==> flow/design.v <==
`timescale 1ns / 1ps
module JC_block(
    input [15:0] jmp_address_pm,
    input [15:0] current_address,
    input [5:0] op,
    input [1:0] flag_ex,
    input interrupt,
    input clk,
    input reset,
    output [15:0] jmp_loc,
    output pc_mux_sel
    );
    wire JV;
    wire JNV;
    wire JZ;
    wire JNZ;
    wire JMP;
    wire RET;
    wire [1:0] flag_mux_1;
    wire [1:0] flag_mux_2;
    reg [1:0] flag_reg;
    wire [15:0] nxt_address;
    wire [15:0] current_address_mux;
    reg [15:0] current_address_reg;
    wire [15:0] jmp_address_mux;
    reg F1;
    reg F2;
    assign JV =  ~op[5] & op[4] & op[3] & op[2] & ~op[1] & ~op[0] ;  
    assign JNV = ~op[5] & op[4] & op[3] & op[2] & ~op[1] & op[0] ;  
    assign JZ =  ~op[5] & op[4] & op[3] & op[2] & op[1] & ~op[0] ;  
    assign JNZ = ~op[5] & op[4] & op[3] & op[2] & op[1] & op[0] ;  
    assign JMP = ~op[5] & op[4] & op[3] & ~op[2] & ~op[1] & ~op[0] ;
    assign RET = ~op[5] & op[4] & ~op[3] & ~op[2] & ~op[1] & ~op[0] ;
    assign flag_mux_1 = (F2) ? flag_ex : flag_reg ;
    assign flag_mux_2 = (RET) ? flag_reg : flag_ex ;
    assign nxt_address = current_address + 1;
    assign current_address_mux = (interrupt)? nxt_address : current_address_reg ;
    assign jmp_address_mux = (F1) ? 'hf0000 : jmp_address_pm;
    assign jmp_loc = (RET) ? current_address_reg : jmp_address_mux ;
    assign pc_mux_sel = ( JV & flag_mux_2[0] ) | ( ~flag_mux_2[0] & JNV ) | ( JZ & flag_mux_2[1] ) | ( ~flag_mux_2[1] & JNZ ) | JMP | RET | F1 ;
    always @(posedge clk ) begin
        if (reset) begin
            flag_reg <= flag_mux_1 ;
            current_address_reg <= current_address_mux ;
            F1 <= interrupt;
            F2 <= interrupt;  
        end
        else begin
            flag_reg <= 0 ;
            current_address_reg <= 0 ;
            F1 <= 0 ;
            F2 <= 0 ;
        end
    end
endmodule  
`timescale 1ns / 1ps
module stall_control_block(
    input [5:0] op,
    input clk,
    input reset,
    output stall,
    output reg stall_pm
    );
    wire HLT;
    wire ld;
    wire JUMP;
    reg ldD0;
    reg jumpD0;
    reg jumpD1;
    assign HLT = op[0] & (~op[1]) & (~op[2]) & (~op[3]) & op[4] & (~op[5]);
    assign ld  = (~op[0]) & (~op[1]) & op[2] & (~op[3]) & op[4] & (~op[5]) & (~ldD0);
    assign JUMP = op[2] & op[3] & op[4] & (~op[5]) &( ~jumpD1);
    assign stall = HLT | ld | JUMP;
    always @(posedge clk)
    begin
			if(reset)begin
					ldD0 <= ld;
					jumpD0 <= JUMP;
					jumpD1 <= jumpD0;
					stall_pm <= stall;
            end
			else begin
					ldD0 <= 0;
					jumpD0 <= 0;
					jumpD1 <= 0;
					stall_pm <= 0;
			end
     end
endmodule
`timescale 1ns / 1ps
module program_memory_block(
    output [31:0] ins,
    output [15:0] current_address,
    input [15:0] jmp_loc,
    input pc_mux_sel,
    input [31:0] pm_rdata,
    input stall,
    input stall_pm,
    input reset,
    input clk
    );
    wire [31:0] PM_out;
    wire [15:0] hold_address_tmp;
    wire [15:0] next_address_tmp;
    wire [31:0] ins_prv_tmp;
	wire [31:0] ins_pm;
    assign PM_out = pm_rdata;
    reg [15:0] hold_address;
    reg [15:0] next_address;
    wire [15:0] CAJ;
    wire [15:0] CAR; 
    reg [31:0] ins_prv;
    assign CAJ = (stall == 1'b0) ? next_address : hold_address;
    assign CAR = (pc_mux_sel == 1'b0) ? CAJ : jmp_loc;
    assign current_address  = (reset == 1'b0) ? 16'b0 : CAR;
    assign ins_pm = (stall_pm == 1'b0) ? PM_out : ins_prv;
    assign ins = (reset == 1'b0) ? 32'b0 : ins_pm;
    assign hold_address_tmp = (reset == 1'b0) ? 16'b0 : current_address;
    assign next_address_tmp = (reset == 1'b0) ? 16'b0 : current_address + 16'b0000000000000001;
    assign ins_prv_tmp = (reset == 1'b0) ? 32'b0 : ins;
    always @ (posedge clk) begin
    if(reset)
       begin
            hold_address <= hold_address_tmp;
            next_address <= next_address_tmp;
            ins_prv <= ins_prv_tmp;
       end
       else begin
            hold_address <= 0;
            next_address <= 0;
            ins_prv <= 0;
       end
    end
endmodule
`timescale 1ns / 1ps
module Register_Bank_Block(
     input [15:0] ans_ex,
    input [15:0] ans_dm,
    input [15:0] ans_wb,
    input [15:0] imm,
    input [4:0] RA,
    input [4:0] RB,
    input [4:0] RW_dm,
    input [1:0] mux_sel_A,
    input [1:0] mux_sel_B,
    input imm_sel,
    input clk,
    output [15:0] A,
    output [15:0] B
    );
reg [15:0] RegBank [31:0];
reg [15:0] AR;
reg [15:0] BR;
wire [15:0] BI;
always @(posedge clk)
begin  
        AR <= RegBank[RA];
        BR <= RegBank[RB];
        RegBank[RW_dm] <= ans_dm;
end
assign A = (mux_sel_A == 2'b00) ? AR :
    (mux_sel_A == 2'b01) ? ans_ex :
    (mux_sel_A == 2'b10) ? ans_dm :
    (mux_sel_A == 2'b11) ? ans_wb : 0 ;
assign BI = (mux_sel_B == 2'b00) ? BR :
    (mux_sel_B == 2'b01) ? ans_ex :
    (mux_sel_B == 2'b10) ? ans_dm :
    (mux_sel_B == 2'b11) ? ans_wb : 0 ;
assign B = (imm_sel == 1'b0) ? BI : imm ;
endmodule
`timescale 1ns / 1ps
module execution_block(input [15:0] A,
                       input [15:0] B,
                       input [15:0] data_in,
                       input [5:0] op_dec,
                       input clk,
                       input reset,
                       output reg [15:0] ans_ex,
                       output reg [15:0] DM_data,
                       output reg [15:0] data_out,
                       output [1:0] flag_ex);
    wire [15:0] ans_tmp;
    wire [15:0] data_out_buff;
    reg [1:0] flag_prv;
    assign {flag_ex[0], ans_tmp} = (op_dec == 6'b000000) ? A + B :   
                                   (op_dec == 6'b000001) ? A + (~B) + 1 :   
                                   (op_dec == 6'b000010) ? {1'b0, B} :   
                                   (op_dec == 6'b000100) ? {1'b0, A & B} :   
                                   (op_dec == 6'b000101) ? {1'b0, A | B} :   
                                   (op_dec == 6'b000110) ? {1'b0, A ^ B} :   
                                   (op_dec == 6'b000111) ? {1'b0, ~B} :   
                                   (op_dec == 6'b001000) ? A + B :   
                                   (op_dec == 6'b001001) ? A + (~B) + 1 :   
                                   (op_dec == 6'b001010) ? {1'b0, B} :   
                                   (op_dec == 6'b001100) ? {1'b0, A & B} :   
                                   (op_dec == 6'b001101) ? {1'b0, A | B} :   
                                   (op_dec == 6'b001110) ? {1'b0, A ^ B} :   
                                   (op_dec == 6'b001111) ? {1'b0, ~B} :   
                                   (op_dec == 6'b010000) ? {1'b0, ans_ex} :   
                                   (op_dec == 6'b010001) ? {1'b0, ans_ex} :   
                                   (op_dec == 6'b010100) ? {1'b0, A} :   
                                   (op_dec == 6'b010101) ? {1'b0, A} :   
                                   (op_dec == 6'b010110) ? {1'b0, data_in} :   
                                   (op_dec == 6'b010111) ? {1'b0, ans_ex} :   
                                   (op_dec == 6'b011000) ? {1'b0, ans_ex} :   
                                   (op_dec == 6'b011001) ? {1'b0, A << B} :   
                                   (op_dec == 6'b011010) ? {1'b0, A >> B} :   
                                   (op_dec == 6'b011011) ? {1'b0, $signed(A) >>> B} :   
                                   (op_dec == 6'b011100) ? {flag_prv[0], ans_ex} :   
                                   (op_dec == 6'b011101) ? {flag_prv[0], ans_ex} :   
                                   (op_dec == 6'b011110) ? {flag_prv[0], ans_ex} :   
                                   (op_dec == 6'b011111) ? {flag_prv[0], ans_ex} :   
                                   {1'b0, 16'b0};   
    assign data_out_buff = (op_dec == 6'b010111) ? A : 0;   
    assign flag_ex[1] = (op_dec >= 6'b011100) ? flag_prv[1]:
                        (op_dec >= 6'b010000 & op_dec != 6'b010111) ? 0:
                         (ans_ex == 0) ? 1'b1 : 0;
    always @(posedge clk) begin
        if (reset) begin
            ans_ex <= ans_tmp;
            data_out <= data_out_buff;
            DM_data <= B;
            flag_prv <= flag_ex;
        end
        else begin
            ans_ex <= 0;
            data_out <= 0;
            DM_data <= 0;
            flag_prv <= 0;
        end
    end
endmodule  
`timescale 1ns / 1ps
module Data_Memory_Block(
    input [15:0] ans_ex,
    input [15:0] DM_data,
    input mem_rw_ex,
    input mem_en_ex,
    input mem_mux_sel_dm,
    input reset,
    input clk,
    output dm_en,
    output dm_we,
    output [15:0] dm_addr,
    output [15:0] dm_wdata,
    input [15:0] dm_rdata,
    output [15:0] ans_dm
    );
reg [15:0] Ex_out;
wire [15:0] DM_out;
assign dm_en = mem_en_ex;
assign dm_we = mem_rw_ex;
assign dm_addr = ans_ex;
assign dm_wdata = DM_data;
assign DM_out = dm_rdata;
always @(posedge clk)
begin
    if(reset)
       begin
            Ex_out <= ans_ex;
       end
       else begin
            Ex_out <= 0;
       end
end
assign ans_dm = (mem_mux_sel_dm == 1'b0)? Ex_out : DM_out;
endmodule
`timescale 1ns / 1ps
module dc_block(
input [31:0]ins,
input clk,
input reset,
output reg [15:0] imm,
output reg[5:0]op_dec,
output [4:0] RW_dm,
output [1:0] mux_sel_A,
output [1:0] mux_sel_B,
output reg imm_sel,
output reg mem_en_ex,
output reg mem_rw_ex,
output reg mem_mux_sel_dm
    );
wire JMP,Cond_J,LD_fb,Imm,ld,ST;
reg ld_dff,st_dff,lower_dff;
assign JMP = (~ins[31] && ins[30] && ins[29] && ~ins[28] && ~ins[27] && ~ins[26]);
assign Cond_J = (~ins[31] && ins[30] && ins[29] && ins[28]);
assign LD_fb = (~ins[31] && ins[30] && ~ins[29] && ins[28] && ~ins[27] && ~ins[26] && ~ld_dff);
assign Imm = (~ins[31] && ~ins[30] && ins[29]);
assign ld = (~ins[31] && ins[30] && ~ins[29] && ins[28] && ~ins[27] && ~ins[26]);
assign ST = (~ins[31] && ins[30] && ~ins[29] && ins[28] && ~ins[27] && ins[26]);
wire [5:0]op_dec_tmp;
wire [14:0]extendand;
wire [14:0]extend;
assign op_dec_tmp = (reset==0?5'b0:ins[31:26]);
wire JCnor,ld_fb_dff_tmp;
reg ld_fb_dff;
assign JCnor = ~(JMP || Cond_J || ld_dff);
assign ld_fb_dff_tmp  = (reset==0?0:ld_fb_dff);
assign extend = (JCnor==0?15'b0:15'b111111111111111);
assign extendand[0] = (extend[0] && ins[11]);    
assign extendand[1] = (extend[1] && ins[12]); 
assign extendand[2] = (extend[2] && ins[13]); 
assign extendand[3] = (extend[3] && ins[14]); 
assign extendand[4] = (extend[4] && ins[15]); 
assign extendand[5] = (extend[5] && ins[16]); 
assign extendand[6] = (extend[6] && ins[17]); 
assign extendand[7] = (extend[7] && ins[18]); 
assign extendand[8] = (extend[8] && ins[19]); 
assign extendand[9] = (extend[9] && ins[20]); 
assign extendand[10] = (extend[10] && ins[21]); 
assign extendand[11] = (extend[11] && ins[22]); 
assign extendand[12] = (extend[12] && ins[23]); 
assign extendand[13] = (extend[13] && ins[24]); 
assign extendand[14] = (extend[14] && ins[25]); 
wire ldand,ld_dff_tmp,st_dff_tmp,lower_dff_tmp;
assign ldand = (ld && ~ld_dff);
assign ld_dff_tmp = (reset==0?0:ldand);
assign st_dff_tmp = (reset==0?0:ST);
assign lower_dff_tmp = (reset==0?0:ins[26]);
wire loweror,lowerand,ldff1_tmp,ldff2_tmp,ldff3_tmp,ldff4_tmp;
reg ldff_2;
assign loweror = (ld_dff || st_dff);
assign lowerand = (loweror && ~lower_dff);
assign ldff1_tmp = (reset==0?0:lower_dff);
assign ldff2_tmp = (reset==0?0:lowerand);
assign ldff3_tmp = (reset==0?0:loweror);
assign ldff4_tmp = (reset==0?0:ldff_2);
wire immdff_tmp;
assign immdff_tmp = (reset==0?0:Imm);
wire [15:0]immreg_tmp;
assign immreg_tmp = (reset==0?0:ins[15:0]);
reg [4:0]r1,r2,r3,r4,r5,r6;
wire [4:0]r1_tmp,r2_tmp,r3_tmp,r4_tmp,r5_tmp,r6_tmp;
assign r1_tmp = (reset==0?0:extendand[9:5]);
assign r2_tmp = (reset==0?0:extendand[14:10]);
assign r3_tmp = (reset==0?0:r2);
assign r4_tmp = (reset==0?0:r3);
assign r5_tmp = (reset==0?0:r4);
assign r6_tmp = (reset==0?0:extendand[4:0]);
assign RW_dm = r4;
wire comp1,comp2,comp3,comp4,comp5,comp6;
wire a1,a2,a3,a4;
assign comp1 = (r1==r3?1:0);
assign comp2 = (r1==r4?1:0);
assign comp3 = (r5==r1?1:0);
assign comp4 = (r3==r6?1:0);
assign comp5 = (r6==r4?1:0);
assign comp6 = (r5==r6?1:0);
assign a1 = (~comp1 && comp2);
assign a2 = (~comp1 && ~comp2 && comp3);
assign a3 = (~comp4 && comp5);
assign a4 = (~comp4 && ~comp5 && comp6);
wire [1:0]enc1,enc2;
assign enc1 = ((1 && (comp1==0) && (a1==0) && (a2==0))==1?2'b00:
                ((1 && (comp1==1) && (a1==0) && (a2==0))==1?2'b01:
					 ( (1 && (comp1==0 || comp1==1) && (a1==1) && (a2==0))==1?2'b10:2'b11)));
assign enc2 = ((1 && (comp4==0) && (a3==0) && (a4==0))==1?2'b00:
                ((1 && (comp4==1) && (a3==0) && (a4==0))==1?2'b01:
					 ( (1 && (comp4==0 || comp4==1) && (a3==1) && (a4==0))==1?2'b10:2'b11)));
assign mux_sel_A = enc1;
assign mux_sel_B = enc2;
always @(posedge clk)
begin
op_dec <= op_dec_tmp;
ld_fb_dff <= ld_fb_dff_tmp;
ld_dff <= ld_dff_tmp;
st_dff <= st_dff_tmp;
lower_dff <= lower_dff_tmp;
mem_rw_ex <= ldff1_tmp;
ldff_2 <= ldff2_tmp;
mem_mux_sel_dm <= ldff4_tmp;
mem_en_ex <= ldff3_tmp;
imm_sel <= immdff_tmp;
imm <= immreg_tmp;
r1 <= r1_tmp;
r2 <= r2_tmp;
r3 <= r3_tmp;
r4 <= r4_tmp;
r5 <= r5_tmp;
r6 <= r6_tmp;
end
endmodule
`timescale 1ns / 1ps
module write_back_block(
    input [15:0] ans_dm,
    input clk,
    input reset,
    output reg [15:0] ans_wb
    );
    always @(posedge clk)
    begin
       if(reset)
       begin
            ans_wb  <= ans_dm;
       end
       else begin
            ans_wb <= 0;
       end
    end
endmodule
`timescale 1ns / 1ps
module MIPS(
    input [15:0] data_in,
    input clk,
    input interrupt,
    input reset,
    output [15:0] data_out,
    output [15:0] pm_addr,
    input [31:0] pm_rdata,
    output dm_en,
    output dm_we,
    output [15:0] dm_addr,
    output [15:0] dm_wdata,
    input [15:0] dm_rdata
    );
wire [31:0] ins;
wire [15:0] A;
wire [15:0] B;
wire [15:0] Current_Address;
wire [15:0] ans_ex;
wire [15:0] ans_dm;
wire [15:0] ans_wb;
wire [1:0] mux_sel_A;
wire [1:0] mux_sel_B;
wire imm_sel;
assign pm_addr = Current_Address;
wire stall,stall_pm,pc_mux_sel;
wire [15:0] jmp_loc;
wire [1:0] flag_ex;
wire [15:0] DM_data;
wire [15:0] imm;
wire [5:0] op_dec;
wire [4:0] RW_dm;
wire mem_en_ex,mem_rw_ex,mem_mux_sel_dm;
JC_block jc(
    .jmp_address_pm(ins[14:0]),
    .current_address(Current_Address),
    .op(ins[31:26]),
    .flag_ex(flag_ex),
    .interrupt(interrupt),
    .clk(clk),
    .reset(reset),
    .jmp_loc(jmp_loc),
    .pc_mux_sel(pc_mux_sel)
    );
stall_control_block sc(
    .op(ins[31:26]),
    .clk(clk),
    .reset(reset),
    .stall(stall),
    .stall_pm(stall_pm)
    );
program_memory_block pm(
    .ins(ins),
    .current_address(Current_Address),
    .jmp_loc(jmp_loc),
    .pc_mux_sel(pc_mux_sel),
    .pm_rdata(pm_rdata),
    .stall(stall),
    .stall_pm(stall_pm),
    .reset(reset),
    .clk(clk)
    );
Register_Bank_Block reg_bank(
    .ans_ex(ans_ex),
    .ans_dm(ans_dm),
    .ans_wb(ans_wb),
    .imm(imm),
    .RA(ins[20:16]),
    .RB(ins[15:11]),
    .RW_dm(RW_dm),
    .mux_sel_A(mux_sel_A),
    .mux_sel_B(mux_sel_B),
    .imm_sel(imm_sel),
    .clk(clk),
    .A(A),
    .B(B)
    );
execution_block ex(
		.A(A),
		.B(B),
      .data_in(data_in),
      .op_dec(op_dec),
      .clk(clk),
      .reset(reset),
      .ans_ex(ans_ex),
      .DM_data(DM_data),
      .data_out(data_out),
      .flag_ex(flag_ex)
		);
Data_Memory_Block dm(
	 .ans_ex(ans_ex),
    .DM_data(DM_data),
    .mem_rw_ex(mem_rw_ex),
    .mem_en_ex(mem_en_ex),
    .mem_mux_sel_dm(mem_mux_sel_dm),
    .reset(reset),
    .clk(clk),
    .dm_en(dm_en),
    .dm_we(dm_we),
    .dm_addr(dm_addr),
    .dm_wdata(dm_wdata),
    .dm_rdata(dm_rdata),
    .ans_dm(ans_dm)
    );
dc_block dc(
	 .ins(ins),
    .clk(clk),
	 .reset(reset),
    .imm(imm),
    .op_dec(op_dec),
    .RW_dm(RW_dm),
    .mux_sel_A(mux_sel_A),
    .mux_sel_B(mux_sel_B),
    .imm_sel(imm_sel),
    .mem_en_ex(mem_en_ex),
    .mem_rw_ex(mem_rw_ex),
    .mem_mux_sel_dm(mem_mux_sel_dm)
    );
write_back_block wb(
    .ans_dm(ans_dm),
    .clk(clk),
    .reset(reset),
    .ans_wb(ans_wb)
    );
endmodule
Lab notebook: MIPS

From RTL to reports: MIPS. Each step is given for the RTL above and for the edited RTL. "original" refers to lines of the RTL above, "edited" to lines of the edited file. "difference": "edited" minus "original" as printed here. "rel. change": 100 x difference / "original". The mark - stands for no value.

Top: MIPS. Clock: clk. Standard-cell library: sky130hd. Library corner: tt_025C_1v80.

Edit of the RTL. Unified diff, file above to edited file. The edit is scripted: it alters the design's behaviour and was not made to optimise anything.

```diff
@@ -184,5 +184,5 @@
     reg [1:0] flag_prv;
     assign {flag_ex[0], ans_tmp} = (op_dec == 6'b000000) ? A + B :   
-                                   (op_dec == 6'b000001) ? A + (~B) + 1 :   
+                                   (op_dec == 6'b000001) ? A + (~B) - 1 :   
                                    (op_dec == 6'b000010) ? {1'b0, B} :   
                                    (op_dec == 6'b000100) ? {1'b0, A & B} :   
```

Word-level counts. Counts by Yosys on the flattened word-level netlist (proc, flatten, opt, wreduce; memories kept). Print and check cells are left out. Yosys's memory passes give these memory sizes; they may raise the number of words (mostly to a power of two), join words into wider ones and drop unused or constant bits.

Storage and ports: bits in registers (original 229, edited 229, difference 0, rel. change 0.00%); memories kept (original 1, edited 1, difference 0, rel. change 0.00%); bits of input ports (original 67, edited 67, difference 0, rel. change 0.00%); RAM bits (original 512, edited 512, difference 0, rel. change 0.00%); clocked read ports x word width (original 32, edited 32, difference 0, rel. change 0.00%); output and inout port bits (original 66, edited 66, difference 0, rel. change 0.00%).

Cells by class: order comparisons (original 2, edited 2, difference 0, rel. change 0.00%); multiplexer cells (original 62, edited 62, difference 0, rel. change 0.00%); bitwise gates (word level) (original 69, edited 69, difference 0, rel. change 0.00%); shift-type cells (original 3, edited 3, difference 0, rel. change 0.00%); add/sub/neg operators (original 5, edited 6, difference +1, rel. change +20.00%); eq/ne operators (original 54, edited 54, difference 0, rel. change 0.00%); reduce/logical cells (original 59, edited 59, difference 0, rel. change 0.00%).

Memory list: words x width with read and write ports (original reg_bank.RegBank 32x16 r2 w1, edited reg_bank.RegBank 32x16 r2 w1).

Operators with widths: 17-bit by 1-bit subtractor with 17-bit output (second input constant) (original 0, edited 1, difference +1); 1-bit logical AND (original 46, edited 46, difference 0, rel. change 0.00%); 1-bit AND (original 36, edited 36, difference 0, rel. change 0.00%); 17-bit two-way mux (original 28, edited 28, difference 0, rel. change 0.00%); 1-bit NOT (original 20, edited 20, difference 0, rel. change 0.00%); 6-bit by 5-bit equality test with 1-bit output (second input constant) (original 14, edited 14, difference 0, rel. change 0.00%); 16-bit two-way mux (original 14, edited 14, difference 0, rel. change 0.00%); 1-bit two-way mux (original 11, edited 11, difference 0, rel. change 0.00%); 1-bit OR (original 8, edited 8, difference 0, rel. change 0.00%); 6-bit by 4-bit equality test with 1-bit output (second input constant) (original 7, edited 7, difference 0, rel. change 0.00%); 1-bit equality test (second input constant) (original 6, edited 6, difference 0, rel. change 0.00%); 5-bit equality test (original 6, edited 6, difference 0, rel. change 0.00%); 2-bit two-way mux (original 5, edited 5, difference 0, rel. change 0.00%); 2-bit equality test (second input constant) (original 4, edited 4, difference 0, rel. change 0.00%); 6-bit by 3-bit equality test with 1-bit output (second input constant) (original 4, edited 4, difference 0, rel. change 0.00%); 32-bit by 1-bit logical AND with 1-bit output (first input constant) (original 4, edited 4, difference 0, rel. change 0.00%); 21-bit by 1-bit != test with 1-bit output (second input constant) (original 4, edited 4, difference 0, rel. change 0.00%); 1-bit logical OR (original 3, edited 3, difference 0, rel. change 0.00%); 16-bit by 1-bit adder with 16-bit output (second input constant) (original 2, edited 2, difference 0, rel. change 0.00%); 2-bit by 1-bit equality test with 1-bit output (second input constant) (original 2, edited 2, difference 0, rel. change 0.00%); 6-bit by 5-bit >= comparator with 1-bit output (second input constant) (original 2, edited 2, difference 0, rel. change 0.00%); 2-bit logical NOT (original 2, edited 2, difference 0, rel. change 0.00%); 15-bit two-way mux (original 2, edited 2, difference 0, rel. change 0.00%); 32-bit two-way mux (original 2, edited 2, difference 0, rel. change 0.00%); 15-bit by 1-bit != test with 1-bit output (second input constant) (original 2, edited 2, difference 0, rel. change 0.00%); 18-bit by 1-bit != test with 1-bit output (second input constant) (original 2, edited 2, difference 0, rel. change 0.00%); 16-bit by 16-bit adder with 17-bit output (original 1, edited 1, difference 0, rel. change 0.00%); 16-bit by 17-bit adder with 17-bit output (original 1, edited 1, difference 0, rel. change 0.00%).

The list need not be complete.

Logic depth. Yosys ltp: most cells in a row. Word level: on the elaborated netlist, between registers, memories and ports. Mapped: between sequential cells and ports; inverters and the memories' decode and read muxes count.

Depth: depth in word-level cells (original 54, edited 54, difference 0, rel. change 0.00%); ABC_AREA (original 0, edited 0); depth in mapped cells (original 34, edited 35, difference +1, rel. change +2.94%); depth with buffers taken out (original 28, edited 28, difference 0, rel. change 0.00%).

Netlist. The flow's flattened synthesis, as Yosys stat reports it; memories are mapped. The netlist is that of the ABC_AREA named above (0 if unset); the other value can give another one.

Synthesis totals: mapped flip-flops (original 749, edited 750, difference +1, rel. change +0.13%); standard cells after synthesis (original 4017, edited 4162, difference +145, rel. change +3.61%); synthesis area (um2) (original 40452.5, edited 41355.9, difference +903.4, rel. change +2.23%).

Cells by type: sky130_fd_sc_hd__nand3_1 (original 259, edited 285, difference +26, rel. change +10.04%); sky130_fd_sc_hd__nand2_1 (original 818, edited 843, difference +25, rel. change +3.06%); sky130_fd_sc_hd__o21ai_0 (original 134, edited 154, difference +20, rel. change +14.93%); sky130_fd_sc_hd__nor3_1 (original 65, edited 76, difference +11, rel. change +16.92%); sky130_fd_sc_hd__a31oi_1 (original 37, edited 26, difference -11, rel. change -29.73%); sky130_fd_sc_hd__mux2i_1 (original 89, edited 79, difference -10, rel. change -11.24%); sky130_fd_sc_hd__xor2_1 (original 20, edited 30, difference +10, rel. change +50.00%); sky130_fd_sc_hd__buf_1 (original 62, edited 71, difference +9, rel. change +14.52%); sky130_fd_sc_hd__xnor2_1 (original 50, edited 59, difference +9, rel. change +18.00%); sky130_fd_sc_hd__nand4_1 (original 14, edited 23, difference +9, rel. change +64.29%); sky130_fd_sc_hd__a221o_1 (original 12, edited 3, difference -9, rel. change -75.00%); sky130_fd_sc_hd__and3_1 (original 78, edited 86, difference +8, rel. change +10.26%); sky130_fd_sc_hd__o22ai_1 (original 19, edited 27, difference +8, rel. change +42.11%); sky130_fd_sc_hd__o21ai_1 (original 18, edited 10, difference -8, rel. change -44.44%); sky130_fd_sc_hd__a22o_1 (original 11, edited 3, difference -8, rel. change -72.73%); sky130_fd_sc_hd__nor2_1 (original 263, edited 270, difference +7, rel. change +2.66%); sky130_fd_sc_hd__a211oi_1 (original 38, edited 31, difference -7, rel. change -18.42%); sky130_fd_sc_hd__a221oi_1 (original 29, edited 22, difference -7, rel. change -24.14%).

The list need not be complete. By module: a second synthesis without flattening, with its own total; a netlist apart from the flattened one above.

Second synthesis, totals: cells (unflattened synthesis) (original 3672, edited 3750, difference +78, rel. change +2.12%); area (unflattened synthesis) (um2) (original 42361.9, edited 42919.9, difference +558.0, rel. change +1.32%).

Each row is one instance without its submodules.

By module, original: Register_Bank_Block (area 26425.3 um2, instances 1, sequential area 16015.4 um2, cells 1788); execution_block (area 8001.4 um2, instances 1, sequential area 1001.0 um2, cells 1119); program_memory_block (area 3191.8 um2, instances 1, sequential area 1281.2 um2, cells 294); dc_block (area 2013.2 um2, instances 1, sequential area 1181.1 um2, cells 177); JC_block (area 1167.4 um2, instances 1, sequential area 340.3 um2, cells 159); Data_Memory_Block (area 928.4 um2, instances 1, sequential area 320.3 um2, cells 85); write_back_block (area 446.7 um2, instances 1, sequential area 320.3 um2, cells 33); stall_control_block (area 183.9 um2, instances 1, sequential area 80.1 um2, cells 16); MIPS (area 3.8 um2, instances 1, sequential area 0.0 um2, cells 1).

By module, edited: Register_Bank_Block (area 26425.3 um2, instances 1, sequential area 16015.4 um2, cells 1788); execution_block (area 8559.5 um2, instances 1, sequential area 1001.0 um2, cells 1197); program_memory_block (area 3191.8 um2, instances 1, sequential area 1281.2 um2, cells 294); dc_block (area 2013.2 um2, instances 1, sequential area 1181.1 um2, cells 177); JC_block (area 1167.4 um2, instances 1, sequential area 340.3 um2, cells 159); Data_Memory_Block (area 928.4 um2, instances 1, sequential area 320.3 um2, cells 85); write_back_block (area 446.7 um2, instances 1, sequential area 320.3 um2, cells 33); stall_control_block (area 183.9 um2, instances 1, sequential area 80.1 um2, cells 16); MIPS (area 3.8 um2, instances 1, sequential area 0.0 um2, cells 1).

Path before layout. OpenSTA on the mapped netlist: ideal clock, no wires. The path of least setup slack (recovery checks aside). Input and output delay are each 20% of the period. Register names are those of the netlist, which keeps one name where synthesis merged equal registers.

Path after synthesis: path type (original input -> output, edited input -> output); start point (original in dm_rdata[0], edited in dm_rdata[0]); end point (original out pm_addr[1], edited out pm_addr[1]); output delay (ns) (original 2.400, edited 2.400, difference 0.000, rel. change 0.00%); stages on the path (original 23, edited 22, difference -1, rel. change -4.35%); arrival time (ns) (original 7.298, edited 7.853, difference +0.555, rel. change +7.60%); input delay (ns) (original 2.400, edited 2.400, difference 0.000, rel. change 0.00%); path delay (ns) (original 4.898, edited 5.453, difference +0.555, rel. change +11.33%); data required time (ns) (original 9.600, edited 9.600, difference 0.000, rel. change 0.00%); buffers on the path (original 5, edited 5, difference 0, rel. change 0.00%); slack (ns) (original 2.302, edited 1.747, difference -0.555); clock period (ns) (original 12.0, edited 12.0, difference 0.0, rel. change 0.00%); time at the first pin (ns) (original 2.400, edited 2.400, difference 0.000, rel. change 0.00%); synthesis period reached (ns) (original 9.698, edited 10.253, difference +0.555, rel. change +5.72%).

"path delay" = arrival - input delay + setup time. At an output port there is no setup time. "stages on the path": output pins that drive a net of the path, with the launching flip-flop's if there is one; two outputs of one cell count as two. "synthesis period reached" is the clock period less the worst setup slack; recovery checks do not enter. This is arithmetic on one report: input and output delays are still those of the set period (20% each). Between the ends stands the longest chain of elaborated cells between them, by number of cells; it is not shown to be the way that was timed. Of several equally long chains one is given. A line is the first line of the expression or statement that the cell stems from. Yosys adds cells for indexed reads and writes and turns some case tables into memories.

On the way, after synthesis, original:
Path through: sky130_fd_sc_hd__mux2_2 sky130_fd_sc_hd__or3_1 sky130_fd_sc_hd__a21oi_1 sky130_fd_sc_hd__o31a_1 sky130_fd_sc_hd__buf_6 sky130_fd_sc_hd__clkinv_2 sky130_fd_sc_hd__buf_2 sky130_fd_sc_hd__ha_1 sky130_fd_sc_hd__inv_1 sky130_fd_sc_hd__fa_1 sky130_fd_sc_hd__o21bai_1 sky130_fd_sc_hd__a21oi_2 sky130_fd_sc_hd__o21ai_1 sky130_fd_sc_hd__a21oi_2 sky130_fd_sc_hd__a31oi_1 sky130_fd_sc_hd__or3_1 sky130_fd_sc_hd__a221o_1 sky130_fd_sc_hd__o21a_1 sky130_fd_sc_hd__o21a_4 sky130_fd_sc_hd__buf_6 sky130_fd_sc_hd__buf_6 sky130_fd_sc_hd__clkbuf_1 sky130_fd_sc_hd__a211oi_1. The figure for cells in the longest elaborated chain is 28. Under elaborated cells between the ends (all ways) stands 33. Classes of those cells: add/sub: 3; mux: 20; logic: 10.

Ends and longest elaborated chain, after synthesis, original: start, declared (RTL line 414) `input [15:0] dm_rdata`; 16-bit two-way mux (RTL line 266) `assign ans_dm = (mem_mux_sel_dm == 1'b0)? Ex_out : DM_out;`; 16-bit two-way mux (RTL line 167) `(mux_sel_B == 2'b10) ? ans_dm :`; 16-bit two-way mux (RTL line 166) `(mux_sel_B == 2'b01) ? ans_ex :`; 16-bit two-way mux (RTL line 165) `assign BI = (mux_sel_B == 2'b00) ? BR :`; 16-bit two-way mux (RTL line 169) `assign B = (imm_sel == 1'b0) ? BI : imm ;`; 16-bit NOT with 17-bit output (RTL line 193) `(op_dec == 6'b001001) ? A + (~B) + 1 :`; 16-bit by 17-bit adder with 17-bit output (RTL line 193); (+9 left out); 17-bit two-way mux (RTL line 185) `assign {flag_ex[0], ans_tmp} = (op_dec == 6'b000000) ? A + B :`; 2-bit two-way mux (RTL line 35) `assign flag_mux_2 = (RET) ? flag_reg : flag_ex ;`; 1-bit NOT (RTL line 40) `assign pc_mux_sel = ( JV & flag_mux_2[0] ) | ( ~flag_mux_2[0] & JNV ) | ( JZ & flag_mux_2[1] ) | ( ~flag_mux_2 ...`; 1-bit AND (RTL line 40); 1-bit OR x6 (RTL line 40); 16-bit two-way mux (RTL line 114) `assign CAR = (pc_mux_sel == 1'b0) ? CAJ : jmp_loc;`; 16-bit two-way mux (RTL line 115) `assign current_address  = (reset == 1'b0) ? 16'b0 : CAR;`; end, declared (RTL line 408) `output [15:0] pm_addr,`.

Some nets on the timed path still bear RTL names; the line given drives or declares the net.

Named nets, after synthesis, original (RTL line): B[0] (169).

On the way, after synthesis, edited:
Path through: sky130_fd_sc_hd__mux2i_1 sky130_fd_sc_hd__mux2_2 sky130_fd_sc_hd__a2111oi_4 sky130_fd_sc_hd__nor2_2 sky130_fd_sc_hd__clkbuf_1 sky130_fd_sc_hd__buf_2 sky130_fd_sc_hd__ha_1 sky130_fd_sc_hd__fa_1 sky130_fd_sc_hd__a211o_2 sky130_fd_sc_hd__a21o_1 sky130_fd_sc_hd__a311oi_1 sky130_fd_sc_hd__xnor2_1 sky130_fd_sc_hd__nand4_1 sky130_fd_sc_hd__nor3_2 sky130_fd_sc_hd__mux2i_1 sky130_fd_sc_hd__a21oi_1 sky130_fd_sc_hd__nor3b_2 sky130_fd_sc_hd__buf_6 sky130_fd_sc_hd__buf_2 sky130_fd_sc_hd__buf_2 sky130_fd_sc_hd__a211oi_1 sky130_fd_sc_hd__a211oi_1. The figure for cells in the longest elaborated chain is 28. Under elaborated cells between the ends (all ways) stands 34. Classes of those cells: add/sub: 4; mux: 20; logic: 10.

Ends and longest elaborated chain, after synthesis, edited: start, declared (RTL line 414) `input [15:0] dm_rdata`; 16-bit two-way mux (RTL line 266) `assign ans_dm = (mem_mux_sel_dm == 1'b0)? Ex_out : DM_out;`; 16-bit two-way mux (RTL line 167) `(mux_sel_B == 2'b10) ? ans_dm :`; 16-bit two-way mux (RTL line 166) `(mux_sel_B == 2'b01) ? ans_ex :`; 16-bit two-way mux (RTL line 165) `assign BI = (mux_sel_B == 2'b00) ? BR :`; 16-bit two-way mux (RTL line 169) `assign B = (imm_sel == 1'b0) ? BI : imm ;`; 16-bit NOT with 17-bit output (RTL line 193) `(op_dec == 6'b001001) ? A + (~B) + 1 :`; 16-bit by 17-bit adder with 17-bit output (RTL line 193); (+9 left out); 17-bit two-way mux (RTL line 185) `assign {flag_ex[0], ans_tmp} = (op_dec == 6'b000000) ? A + B :`; 2-bit two-way mux (RTL line 35) `assign flag_mux_2 = (RET) ? flag_reg : flag_ex ;`; 1-bit NOT (RTL line 40) `assign pc_mux_sel = ( JV & flag_mux_2[0] ) | ( ~flag_mux_2[0] & JNV ) | ( JZ & flag_mux_2[1] ) | ( ~flag_mux_2 ...`; 1-bit AND (RTL line 40); 1-bit OR x6 (RTL line 40); 16-bit two-way mux (RTL line 114) `assign CAR = (pc_mux_sel == 1'b0) ? CAJ : jmp_loc;`; 16-bit two-way mux (RTL line 115) `assign current_address  = (reset == 1'b0) ? 16'b0 : CAR;`; end, declared (RTL line 408) `output [15:0] pm_addr,`.

Timing after layout. From the final timing report of the runs of pair A: the path of least setup slack in the routed layout; clock arrival at registers is part of the times.

Path after layout: path type (original input -> output, edited input -> output); start point (original in dm_rdata[0], edited in dm_rdata[2]); end point (original out pm_addr[1], edited out pm_addr[7]); time at the first pin (ns) (original 2.40, edited 2.40, difference 0.00, rel. change 0.00%); slack (ns) (original 0.64, edited 0.48, difference -0.16); arrival time (ns) (original 8.96, edited 9.12, difference +0.16, rel. change +1.79%); input delay (ns) (original 2.40, edited 2.40, difference 0.00, rel. change 0.00%); data required time (ns) (original 9.60, edited 9.60, difference 0.00, rel. change 0.00%); clock period (ns) (original 12.0, edited 12.0, difference 0.0, rel. change 0.00%); stages on the path (original 21, edited 21, difference 0, rel. change 0.00%); output delay (ns) (original 2.40, edited 2.40, difference 0.00, rel. change 0.00%); buffers on the path (original 2, edited 4, difference +2, rel. change +100.00%).

Between the ends stands the longest chain of elaborated cells between them, by number of cells; it is not shown to be the way that was timed. Of several equally long chains one is given.

On the way, after layout, original:
Path through: sky130_fd_sc_hd__clkdlybuf4s50_1 sky130_fd_sc_hd__mux2_2 sky130_fd_sc_hd__or3_1 sky130_fd_sc_hd__a21oi_1 sky130_fd_sc_hd__o31a_1 sky130_fd_sc_hd__clkinv_2 sky130_fd_sc_hd__ha_1 sky130_fd_sc_hd__inv_1 sky130_fd_sc_hd__fa_1 sky130_fd_sc_hd__o21bai_1 sky130_fd_sc_hd__a21oi_2 sky130_fd_sc_hd__o21ai_1 sky130_fd_sc_hd__a21oi_2 sky130_fd_sc_hd__a31oi_1 sky130_fd_sc_hd__or3_1 sky130_fd_sc_hd__a221o_1 sky130_fd_sc_hd__a41oi_2 sky130_fd_sc_hd__o21a_4 sky130_fd_sc_hd__nor2b_1 sky130_fd_sc_hd__a211oi_1 sky130_fd_sc_hd__clkdlybuf4s50_1. The figure for cells in the longest elaborated chain is 28. Under elaborated cells between the ends (all ways) stands 33. Classes of those cells: add/sub: 3; mux: 20; logic: 10.

Ends and longest elaborated chain, after layout, original: start, declared (RTL line 414) `input [15:0] dm_rdata`; 16-bit two-way mux (RTL line 266) `assign ans_dm = (mem_mux_sel_dm == 1'b0)? Ex_out : DM_out;`; 16-bit two-way mux (RTL line 167) `(mux_sel_B == 2'b10) ? ans_dm :`; 16-bit two-way mux (RTL line 166) `(mux_sel_B == 2'b01) ? ans_ex :`; 16-bit two-way mux (RTL line 165) `assign BI = (mux_sel_B == 2'b00) ? BR :`; 16-bit two-way mux (RTL line 169) `assign B = (imm_sel == 1'b0) ? BI : imm ;`; 16-bit NOT with 17-bit output (RTL line 193) `(op_dec == 6'b001001) ? A + (~B) + 1 :`; 16-bit by 17-bit adder with 17-bit output (RTL line 193); (+9 left out); 17-bit two-way mux (RTL line 185) `assign {flag_ex[0], ans_tmp} = (op_dec == 6'b000000) ? A + B :`; 2-bit two-way mux (RTL line 35) `assign flag_mux_2 = (RET) ? flag_reg : flag_ex ;`; 1-bit NOT (RTL line 40) `assign pc_mux_sel = ( JV & flag_mux_2[0] ) | ( ~flag_mux_2[0] & JNV ) | ( JZ & flag_mux_2[1] ) | ( ~flag_mux_2 ...`; 1-bit AND (RTL line 40); 1-bit OR x6 (RTL line 40); 16-bit two-way mux (RTL line 114) `assign CAR = (pc_mux_sel == 1'b0) ? CAJ : jmp_loc;`; 16-bit two-way mux (RTL line 115) `assign current_address  = (reset == 1'b0) ? 16'b0 : CAR;`; end, declared (RTL line 408) `output [15:0] pm_addr,`.

Some nets on the timed path still bear RTL names; the line given drives or declares the net.

Named nets, after layout, original (RTL line): ans_dm[0] (266).

On the way, after layout, edited:
Path through: sky130_fd_sc_hd__clkdlybuf4s50_1 sky130_fd_sc_hd__mux2i_1 sky130_fd_sc_hd__mux2_2 sky130_fd_sc_hd__a2111oi_0 sky130_fd_sc_hd__a21oi_2 sky130_fd_sc_hd__ha_1 sky130_fd_sc_hd__o21ai_0 sky130_fd_sc_hd__o21ai_0 sky130_fd_sc_hd__a21oi_1 sky130_fd_sc_hd__xnor2_1 sky130_fd_sc_hd__and3_1 sky130_fd_sc_hd__nand3_1 sky130_fd_sc_hd__nor3_2 sky130_fd_sc_hd__mux2i_1 sky130_fd_sc_hd__a21oi_1 sky130_fd_sc_hd__nor3b_4 sky130_fd_sc_hd__buf_12 sky130_fd_sc_hd__buf_12 sky130_fd_sc_hd__a211oi_1 sky130_fd_sc_hd__a211oi_2 sky130_fd_sc_hd__clkdlybuf4s50_1. The figure for cells in the longest elaborated chain is 28. Under elaborated cells between the ends (all ways) stands 34. Classes of those cells: add/sub: 4; mux: 20; logic: 10.

Ends and longest elaborated chain, after layout, edited: start, declared (RTL line 414) `input [15:0] dm_rdata`; 16-bit two-way mux (RTL line 266) `assign ans_dm = (mem_mux_sel_dm == 1'b0)? Ex_out : DM_out;`; 16-bit two-way mux (RTL line 167) `(mux_sel_B == 2'b10) ? ans_dm :`; 16-bit two-way mux (RTL line 166) `(mux_sel_B == 2'b01) ? ans_ex :`; 16-bit two-way mux (RTL line 165) `assign BI = (mux_sel_B == 2'b00) ? BR :`; 16-bit two-way mux (RTL line 169) `assign B = (imm_sel == 1'b0) ? BI : imm ;`; 16-bit NOT with 17-bit output (RTL line 193) `(op_dec == 6'b001001) ? A + (~B) + 1 :`; 16-bit by 17-bit adder with 17-bit output (RTL line 193); (+9 left out); 17-bit two-way mux (RTL line 185) `assign {flag_ex[0], ans_tmp} = (op_dec == 6'b000000) ? A + B :`; 2-bit two-way mux (RTL line 35) `assign flag_mux_2 = (RET) ? flag_reg : flag_ex ;`; 1-bit NOT (RTL line 40) `assign pc_mux_sel = ( JV & flag_mux_2[0] ) | ( ~flag_mux_2[0] & JNV ) | ( JZ & flag_mux_2[1] ) | ( ~flag_mux_2 ...`; 1-bit AND (RTL line 40); 1-bit OR x6 (RTL line 40); 16-bit two-way mux (RTL line 114) `assign CAR = (pc_mux_sel == 1'b0) ? CAJ : jmp_loc;`; 16-bit two-way mux (RTL line 115) `assign current_address  = (reset == 1'b0) ? 16'b0 : CAR;`; end, declared (RTL line 408) `output [15:0] pm_addr,`.

Measured runs. Both versions went through the flow (Yosys, OpenROAD) with the same settings in each pair. Constraints: input delay and output delay 20% of the set period each, output load 0.01 pF.

Flow settings, pair A:
The figure for CORE_UTILIZATION is 40. The entry for PLACE_DENSITY reads 0.6. Under period_ns stands 12.0. Under CAP_MARGIN stands 20. The figure for CORE_MARGIN is 2. For SLEW_MARGIN the number is 20.

Results, pair A: standard-cell area after routing (um2) (original 46131.7, edited 47359.2, difference +1227.5, rel. change +2.66%); worst hold slack in the final report (ns) (original 0.417, edited 0.423, difference +0.006); setup TNS (ns) (original 0.000, edited 0.000, difference 0.000); setup slack of the worst path (ns) (original 0.637, edited 0.479, difference -0.158); die size (um2) (original 103690.0, edited 105976.0, difference +2286.0, rel. change +2.20%); mapped cell area after synthesis (um2) (original 40452.5, edited 41355.9, difference +903.4, rel. change +2.23%); period reached (ns) (original 11.363, edited 11.521, difference +0.158, rel. change +1.39%).

Flow settings, pair B:
The figure for CORE_MARGIN is 3. The figure for CORE_UTILIZATION is 26. CTS_CLUSTER_DIAMETER: 322. The figure for GPL_ROUTABILITY_DRIVEN is 0. MAX_ROUTING_LAYER: met4. PLACE_DENSITY_LB_ADDON: 0.0. For SLEW_MARGIN the number is 15. Under period_ns stands 9.61. Under CAP_MARGIN stands 20.

Results, pair B: standard-cell area after routing (um2) (original 48326.3, edited 49825.3, difference +1499.0, rel. change +3.10%); worst hold slack in the final report (ns) (original 0.421, edited 0.419, difference -0.002); setup TNS (ns) (original 0.000, edited 0.000, difference 0.000); setup slack of the worst path (ns) (original 0.257, edited 0.262, difference +0.005); die size (um2) (original 160356.0, edited 163883.0, difference +3527.0, rel. change +2.20%); mapped cell area after synthesis (um2) (original 40452.5, edited 41355.9, difference +903.4, rel. change +2.23%); period reached (ns) (original 9.353, edited 9.348, difference -0.005, rel. change -0.05%).

"period reached": clock period set for the run, less the worst setup slack. It is reckoned from that one timing run; input and output delays stay at 20% of the period that was set.
